==> flow/design.v <==
module b8Xb8_s16( 
  input clk,
  input rst_n, 
  input [7:0] in1_0  ,
  input [7:0] in1_1  ,
  input [7:0] in1_2  ,
  input [7:0] in1_3  ,
  input [7:0] in1_4  ,
  input [7:0] in1_5  ,
  input [7:0] in1_6  ,
  input [7:0] in1_7  ,
  input [7:0] in1_8  ,
  input [7:0] in1_9  ,
  input [7:0] in1_10 ,
  input [7:0] in1_11 ,
  input [7:0] in1_12 ,
  input [7:0] in1_13 ,
  input [7:0] in1_14 ,
  input [7:0] in1_15 ,
  input [7:0] in2_0  ,
  input [7:0] in2_1  ,
  input [7:0] in2_2  ,
  input [7:0] in2_3  ,
  input [7:0] in2_4  ,
  input [7:0] in2_5  ,
  input [7:0] in2_6  ,
  input [7:0] in2_7  ,
  input [7:0] in2_8  ,
  input [7:0] in2_9  ,
  input [7:0] in2_10 ,
  input [7:0] in2_11 ,
  input [7:0] in2_12 ,
  input [7:0] in2_13 ,
  input [7:0] in2_14 ,
  input [7:0] in2_15 ,
  output [11:0] out
  );
  reg [19:0] psum;
  reg [15:0] prod_0  ;
  reg [15:0] prod_1  ;
  reg [15:0] prod_2  ;
  reg [15:0] prod_3  ;
  reg [15:0] prod_4  ;
  reg [15:0] prod_5  ;
  reg [15:0] prod_6  ;
  reg [15:0] prod_7  ;
  reg [15:0] prod_8  ;
  reg [15:0] prod_9  ;
  reg [15:0] prod_10 ;
  reg [15:0] prod_11 ;
  reg [15:0] prod_12 ;
  reg [15:0] prod_13 ;
  reg [15:0] prod_14 ;
  reg [15:0] prod_15 ;
  always @(negedge rst_n or posedge clk) begin
    if (rst_n == 1'b0) begin
      prod_0  <= 16'b0;
      prod_1  <= 16'b0;
      prod_2  <= 16'b0;
      prod_3  <= 16'b0;
      prod_4  <= 16'b0;
      prod_5  <= 16'b0;
      prod_6  <= 16'b0;
      prod_7  <= 16'b0;
      prod_8  <= 16'b0;
      prod_9  <= 16'b0;
      prod_10 <= 16'b0;
      prod_11 <= 16'b0;
      prod_12 <= 16'b0;
      prod_13 <= 16'b0;
      prod_14 <= 16'b0;
      prod_15 <= 16'b0;
      psum <= 20'b0;
    end else begin
      prod_0  <= in1_0  * in2_0  ;
      prod_1  <= in1_1  * in2_1  ;
      prod_2  <= in1_2  * in2_2  ;
      prod_3  <= in1_3  * in2_3  ;
      prod_4  <= in1_4  * in2_4  ;
      prod_5  <= in1_5  * in2_5  ;
      prod_6  <= in1_6  * in2_6  ;
      prod_7  <= in1_7  * in2_7  ;
      prod_8  <= in1_8  * in2_8  ;
      prod_9  <= in1_9  * in2_9  ;
      prod_10 <= in1_10 * in2_10 ;
      prod_11 <= in1_11 * in2_11 ;
      prod_12 <= in1_12 * in2_12 ;
      prod_13 <= in1_13 * in2_13 ;
      prod_14 <= in1_14 * in2_14 ;
      prod_15 <= in1_15 * in2_15 ;
      psum <= prod_0  + prod_1  + prod_2  + prod_3
           + prod_4  + prod_5  + prod_6  + prod_7
           + prod_8  + prod_9  + prod_10 + prod_11
           + prod_12 + prod_13 + prod_14 + prod_15;
    end
  end
  assign out = psum[19:9];
endmodule
== Step by step through the tools: b8Xb8_s16 ==
The steps from the RTL of b8Xb8_s16 to its reports follow in flow order.
Line numbers count from 1 in the design file above.
Operators carry their Yosys type and port widths (W data, S select, Z words).
Library cell names are shortened.
A cell with -- has no value.

* Top module: b8Xb8_s16
* Clock input: clk
* Library: sky130hd
* Library corner: tt_025C_1v80

== Word-level counts ==
Yosys after proc, flatten, opt, wreduce and memory -nomap, before mapping. Enables and synchronous resets that opt folds into registers are not counted as muxes. Memory bits, and registers merged into a memory's read port (data or address), are not among the register bits. Print and check cells are not counted. Equal cells are merged and count once.

* Register bits after elaboration: 276
* Input bits: 258
* Output and inout port bits: 12
* Cells after elaboration: 48

* Add/sub/neg operators: 15
* Multiply operators: 16

{| class="wikitable"
|+ Operators with widths
! cell !! count
|-
| $mul A8 B8 Y16 || 16
|-
| $add A20 B16 Y20 || 11
|-
| $add A19 B16 Y20 || 1
|-
| $add A18 B16 Y19 || 1
|-
| $add A17 B16 Y18 || 1
|-
| $add A16 B16 Y17 || 1
|}

== Depth ==
Depth = most cells in a row (Yosys ltp): at word level without a register or memory, in the mapped netlist without a sequential cell, where the memories' decode and read muxes count.

* Depth after elaboration: 15
* ABC_AREA: 0
* Depth in mapped cells: 19
* Gate-level depth less buffers: 19

== Synthesis result ==
The flow's flattened synthesis, as Yosys stat reports it; memories are mapped. The netlist is that of the ABC_AREA named above (0 if unset); the other value can give another one.
Totals and module areas in this step are rounded.

* Mapped cells: 4684
* Synthesis area: 45200 µm²
* Area of sequential cells: 6680 µm²
* Flip-flop cells: 267
* Buffer cells: 3

{| class="wikitable"
|+ Cells by type
! cell type !! count !! total area (µm²)
|-
| fa_1 || 795 || 1.59E+04
|-
| ha_1 || 602 || 7.53E+03
|-
| dfrtp_1 || 267 || 6.68E+03
|-
| inv_1 || 1113 || 4.18E+03
|-
| and2_1 || 559 || 3.5E+03
|-
| nand2_1 || 522 || 1.96E+03
|-
| xnor2_1 || 153 || 1.34E+03
|-
| a21oi_1 || 116 || 580.557
|-
| nor2_1 || 107 || 401.635
|-
| o21ai_0 || 59 || 295.283
|-
| a211oi_1 || 36 || 270.259
|-
| o21a_1 || 36 || 270.259
|-
| or3_1 || 28 || 175.168
|-
| a21o_1 || 23 || 172.666
|-
| nand2b_1 || 26 || 162.656
|-
| nor3_1 || 32 || 160.154
|-
| o31ai_1 || 20 || 150.144
|-
| xor2_1 || 17 || 148.893
|}

Other cell types: 46; their cells: 173.

== Timing after synthesis ==
OpenSTA on the mapped netlist: ideal clock, no wires. The path of least setup slack (recovery checks aside). Input and output delay are each 20% of the period. Register names are those of the netlist, which keeps one name where synthesis merged equal registers.

* Path type: input -> register
* From: input in1_3[5]
* To: register prod_3[15]
* Period: 7500 ps
* External input delay: 1500 ps
* Library setup time: 125 ps
* Launch time at the first pin: 1500 ps
* Arrival: 5231 ps
* Data required time: 7375 ps
* Path slack: 2144 ps
* Delay of the path: 3856 ps
* Driving pins on the path: 15
* Buffers on the path: 1
* Synthesis period reached: 5356 ps

"delay of the path" is the arrival time less input delay plus setup time.
"driving pins on the path" counts driving pins, that of a launching flip-flop among them; a cell with two outputs on the path counts twice.
"synthesis period reached" = period - worst setup slack (recovery checks aside). The figure is calculated, with input and output delays left at 20% of the set period.
Between the ends stands the longest chain of elaborated cells between them, by number of cells; it is not shown to be the way that was timed. Of several equally long chains one is given.
Each line given opens the expression or statement behind the cell; cells for indexed reads and writes are added by Yosys, which also makes memories of some case tables.

* Cells stage by stage: clkbuf_1 > nand2_1 > fa_1 > fa_1 > inv_1 > fa_1 > inv_1 > fa_1 > inv_1 > ha_1 > or3_1 > o21a_1 > a22o_1 > o41a_1 > xnor2_1
* Cells in the longest elaborated chain: 1
* Elaborated cells between the ends (all ways): 1
* Source lines of those cells: 1
* Classes of those cells: mul: 1

{| class="wikitable"
|+ Ends and longest elaborated chain, after synthesis
! item !! RTL line !! RTL
|-
| from (decl) || 7 || <nowiki>input [7:0] in1_3  ,</nowiki>
|-
| $mul A8 B8 Y16 || 78 || <nowiki>prod_3  <= in1_3  * in2_3  ;</nowiki>
|-
| to (assign) || 60 || <nowiki>prod_3  <= 16'b0;</nowiki>
|-
| to (assign) || 78 ||
|-
| to (decl) || 42 || <nowiki>reg [15:0] prod_3  ;</nowiki>
|}

== Path in the finished layout ==
Path of least setup slack in the final report of stored run 1 (OpenROAD, finished layout, wires in). Where an end is a register, its clock arrival counts in the times.
The path's times are printed in steps of 10 ps; the period is the one set.

* Path type: input -> register
* From: input in1_5[6]
* To: register prod_5[15]
* Period: 7690 ps
* External input delay: 1540 ps
* Library setup time: 160 ps
* Launch time at the first pin: 1540 ps
* Arrival: 6290 ps
* Data required time: 8100 ps
* Path slack: 1810 ps
* Driving pins on the path: 15
* Buffers on the path: 1

Between the ends stands the longest chain of elaborated cells between them, by number of cells; it is not shown to be the way that was timed. Of several equally long chains one is given.

* Cells stage by stage: clkdlybuf4s50_1 > and2_1 > fa_1 > inv_1 > fa_1 > fa_1 > fa_1 > inv_1 > ha_1 > or3_1 > o21ai_0 > a21oi_1 > a211oi_1 > a21oi_1 > xnor2_1
* Cells in the longest elaborated chain: 1
* Elaborated cells between the ends (all ways): 1
* Source lines of those cells: 1
* Classes of those cells: mul: 1

{| class="wikitable"
|+ Ends and longest elaborated chain, after layout
! item !! RTL line !! RTL
|-
| from (decl) || 9 || <nowiki>input [7:0] in1_5  ,</nowiki>
|-
| $mul A8 B8 Y16 || 80 || <nowiki>prod_5  <= in1_5  * in2_5  ;</nowiki>
|-
| to (assign) || 62 || <nowiki>prod_5  <= 16'b0;</nowiki>
|-
| to (assign) || 80 ||
|-
| to (decl) || 44 || <nowiki>reg [15:0] prod_5  ;</nowiki>
|}

Hand-over note for b8Xb8_s16

Settings and measured results of 6 stored flow runs for module b8Xb8_s16 (sky130hd), not sorted in any way. The constraints put input and output delay at 20% of the set period each and load the outputs with 0.01 pF.
"clock period reached" = clock period - worst setup slack. The figure is calculated, with input and output delays left at 20% of the set period.
"allowed time less slack (worst setup path)" is the time allowed to the run's worst setup path (the clock period less input and output delay, where it has them) less its slack. Clock arrival times count: a late capture clock shortens it, a late launch clock lengthens it.
"allowed time less slack (worst setup path)" is known to 10 ps.
The measured numbers are rounded.

=== Stored run 1 ===
{| class="wikitable"
! Setting !! Value
|-
| ABC_AREA || 0
|-
| CORE_UTILIZATION || 72
|-
| GPL_ROUTABILITY_DRIVEN || 0
|-
| GPL_TIMING_DRIVEN || 0
|-
| MAX_ROUTING_LAYER || met4
|-
| MIN_ROUTING_LAYER || met2
|-
| PLACE_DENSITY_LB_ADDON || 0.01
|-
| TNS_END_PERCENT || 40
|-
| period_ns || 7.69
|-
| CAP_MARGIN || 20
|-
| CORE_MARGIN || 2
|-
| SLEW_MARGIN || 20
|-
! Result !! Value
|-
| Smallest setup slack || 1810 ps
|-
| Synthesis area || 45200 µm²
|-
| Allowed time less slack (worst setup path) || 4340 ps
|-
| Kind of the worst setup path || input -> register
|-
| Summed negative setup slack || 0 ps
|-
| Standard-cell area after routing || 50000 µm²
|-
| Die footprint || 64700 µm²
|-
| Final design utilization || 80.8 %
|-
| Clock period reached || 5883 ps
|}

=== Stored run 2 ===
{| class="wikitable"
! Setting !! Value
|-
| CTS_CLUSTER_SIZE || 68
|-
| GPL_TIMING_DRIVEN || 0
|-
| HOLD_SLACK_MARGIN || 0.28
|-
| period_ns || 7.5
|-
| CAP_MARGIN || 20
|-
| CORE_MARGIN || 2
|-
| CORE_UTILIZATION || 40
|-
| SLEW_MARGIN || 20
|-
! Result !! Value
|-
| Smallest setup slack || 1540 ps
|-
| Synthesis area || 45200 µm²
|-
| Allowed time less slack (worst setup path) || 4460 ps
|-
| Kind of the worst setup path || input -> register
|-
| Summed negative setup slack || 0 ps
|-
| Standard-cell area after routing || 50800 µm²
|-
| Die footprint || 116000 µm²
|-
| Final design utilization || 45.3 %
|-
| Clock period reached || 5957 ps
|}

=== Stored run 3 ===
{| class="wikitable"
! Setting !! Value
|-
| ABC_AREA || 1
|-
| CAP_MARGIN || 40
|-
| CELL_PAD_IN_SITES_DETAIL_PLACEMENT || 1
|-
| CELL_PAD_IN_SITES_GLOBAL_PLACEMENT || 2
|-
| CTS_CLUSTER_DIAMETER || 36
|-
| CTS_CLUSTER_SIZE || 68
|-
| GPL_TIMING_DRIVEN || 0
|-
| HOLD_SLACK_MARGIN || 0.02
|-
| SETUP_SLACK_MARGIN || -0.12
|-
| SLEW_MARGIN || 25
|-
| TNS_END_PERCENT || 35
|-
| period_ns || 7.5
|-
| CORE_MARGIN || 2
|-
| CORE_UTILIZATION || 40
|-
! Result !! Value
|-
| Smallest setup slack || 2190 ps
|-
| Synthesis area || 47400 µm²
|-
| Allowed time less slack (worst setup path) || 3810 ps
|-
| Kind of the worst setup path || input -> register
|-
| Summed negative setup slack || 0 ps
|-
| Standard-cell area after routing || 51200 µm²
|-
| Die footprint || 121000 µm²
|-
| Final design utilization || 43.4 %
|-
| Clock period reached || 5308 ps
|}

=== Stored run 4 ===
{| class="wikitable"
! Setting !! Value
|-
| ABC_AREA || 0
|-
| CAP_MARGIN || 15
|-
| CELL_PAD_IN_SITES_DETAIL_PLACEMENT || 1
|-
| CORE_ASPECT_RATIO || 1.34
|-
| CORE_MARGIN || 4
|-
| CORE_UTILIZATION || 69
|-
| MAX_ROUTING_LAYER || met5
|-
| MIN_ROUTING_LAYER || met1
|-
| PLACE_DENSITY_LB_ADDON || 0.09
|-
| SLEW_MARGIN || 40
|-
| period_ns || 8.56
|}
No final report: placement broke off with DPL-0033.

=== Stored run 5 ===
{| class="wikitable"
! Setting !! Value
|-
| ABC_AREA || 1
|-
| CAP_MARGIN || 40
|-
| CELL_PAD_IN_SITES_DETAIL_PLACEMENT || 1
|-
| CELL_PAD_IN_SITES_GLOBAL_PLACEMENT || 2
|-
| CTS_CLUSTER_DIAMETER || 36
|-
| CTS_CLUSTER_SIZE || 68
|-
| GPL_TIMING_DRIVEN || 0
|-
| HOLD_SLACK_MARGIN || 0.02
|-
| SETUP_SLACK_MARGIN || -0.12
|-
| SLEW_MARGIN || 5
|-
| TNS_END_PERCENT || 35
|-
| period_ns || 5.46
|-
| CORE_MARGIN || 2
|-
| CORE_UTILIZATION || 40
|-
! Result !! Value
|-
| Smallest setup slack || 270 ps
|-
| Synthesis area || 47400 µm²
|-
| Allowed time less slack (worst setup path) || 5190 ps
|-
| Kind of the worst setup path || register -> register
|-
| Summed negative setup slack || 0 ps
|-
| Standard-cell area after routing || 51000 µm²
|-
| Die footprint || 121000 µm²
|-
| Final design utilization || 43.3 %
|-
| Clock period reached || 5190 ps
|}

=== Stored run 6 ===
{| class="wikitable"
! Setting !! Value
|-
| SETUP_SLACK_MARGIN || 1.17
|-
| period_ns || 5.74
|-
| CAP_MARGIN || 20
|-
| CORE_MARGIN || 2
|-
| CORE_UTILIZATION || 40
|-
| SLEW_MARGIN || 20
|-
! Result !! Value
|-
| Smallest setup slack || 482 ps
|-
| Synthesis area || 45200 µm²
|-
| Allowed time less slack (worst setup path) || 5260 ps
|-
| Kind of the worst setup path || register -> register
|-
| Summed negative setup slack || 0 ps
|-
| Standard-cell area after routing || 52700 µm²
|-
| Die footprint || 116000 µm²
|-
| Final design utilization || 47.0 %
|-
| Clock period reached || 5258 ps
|}

End of note.
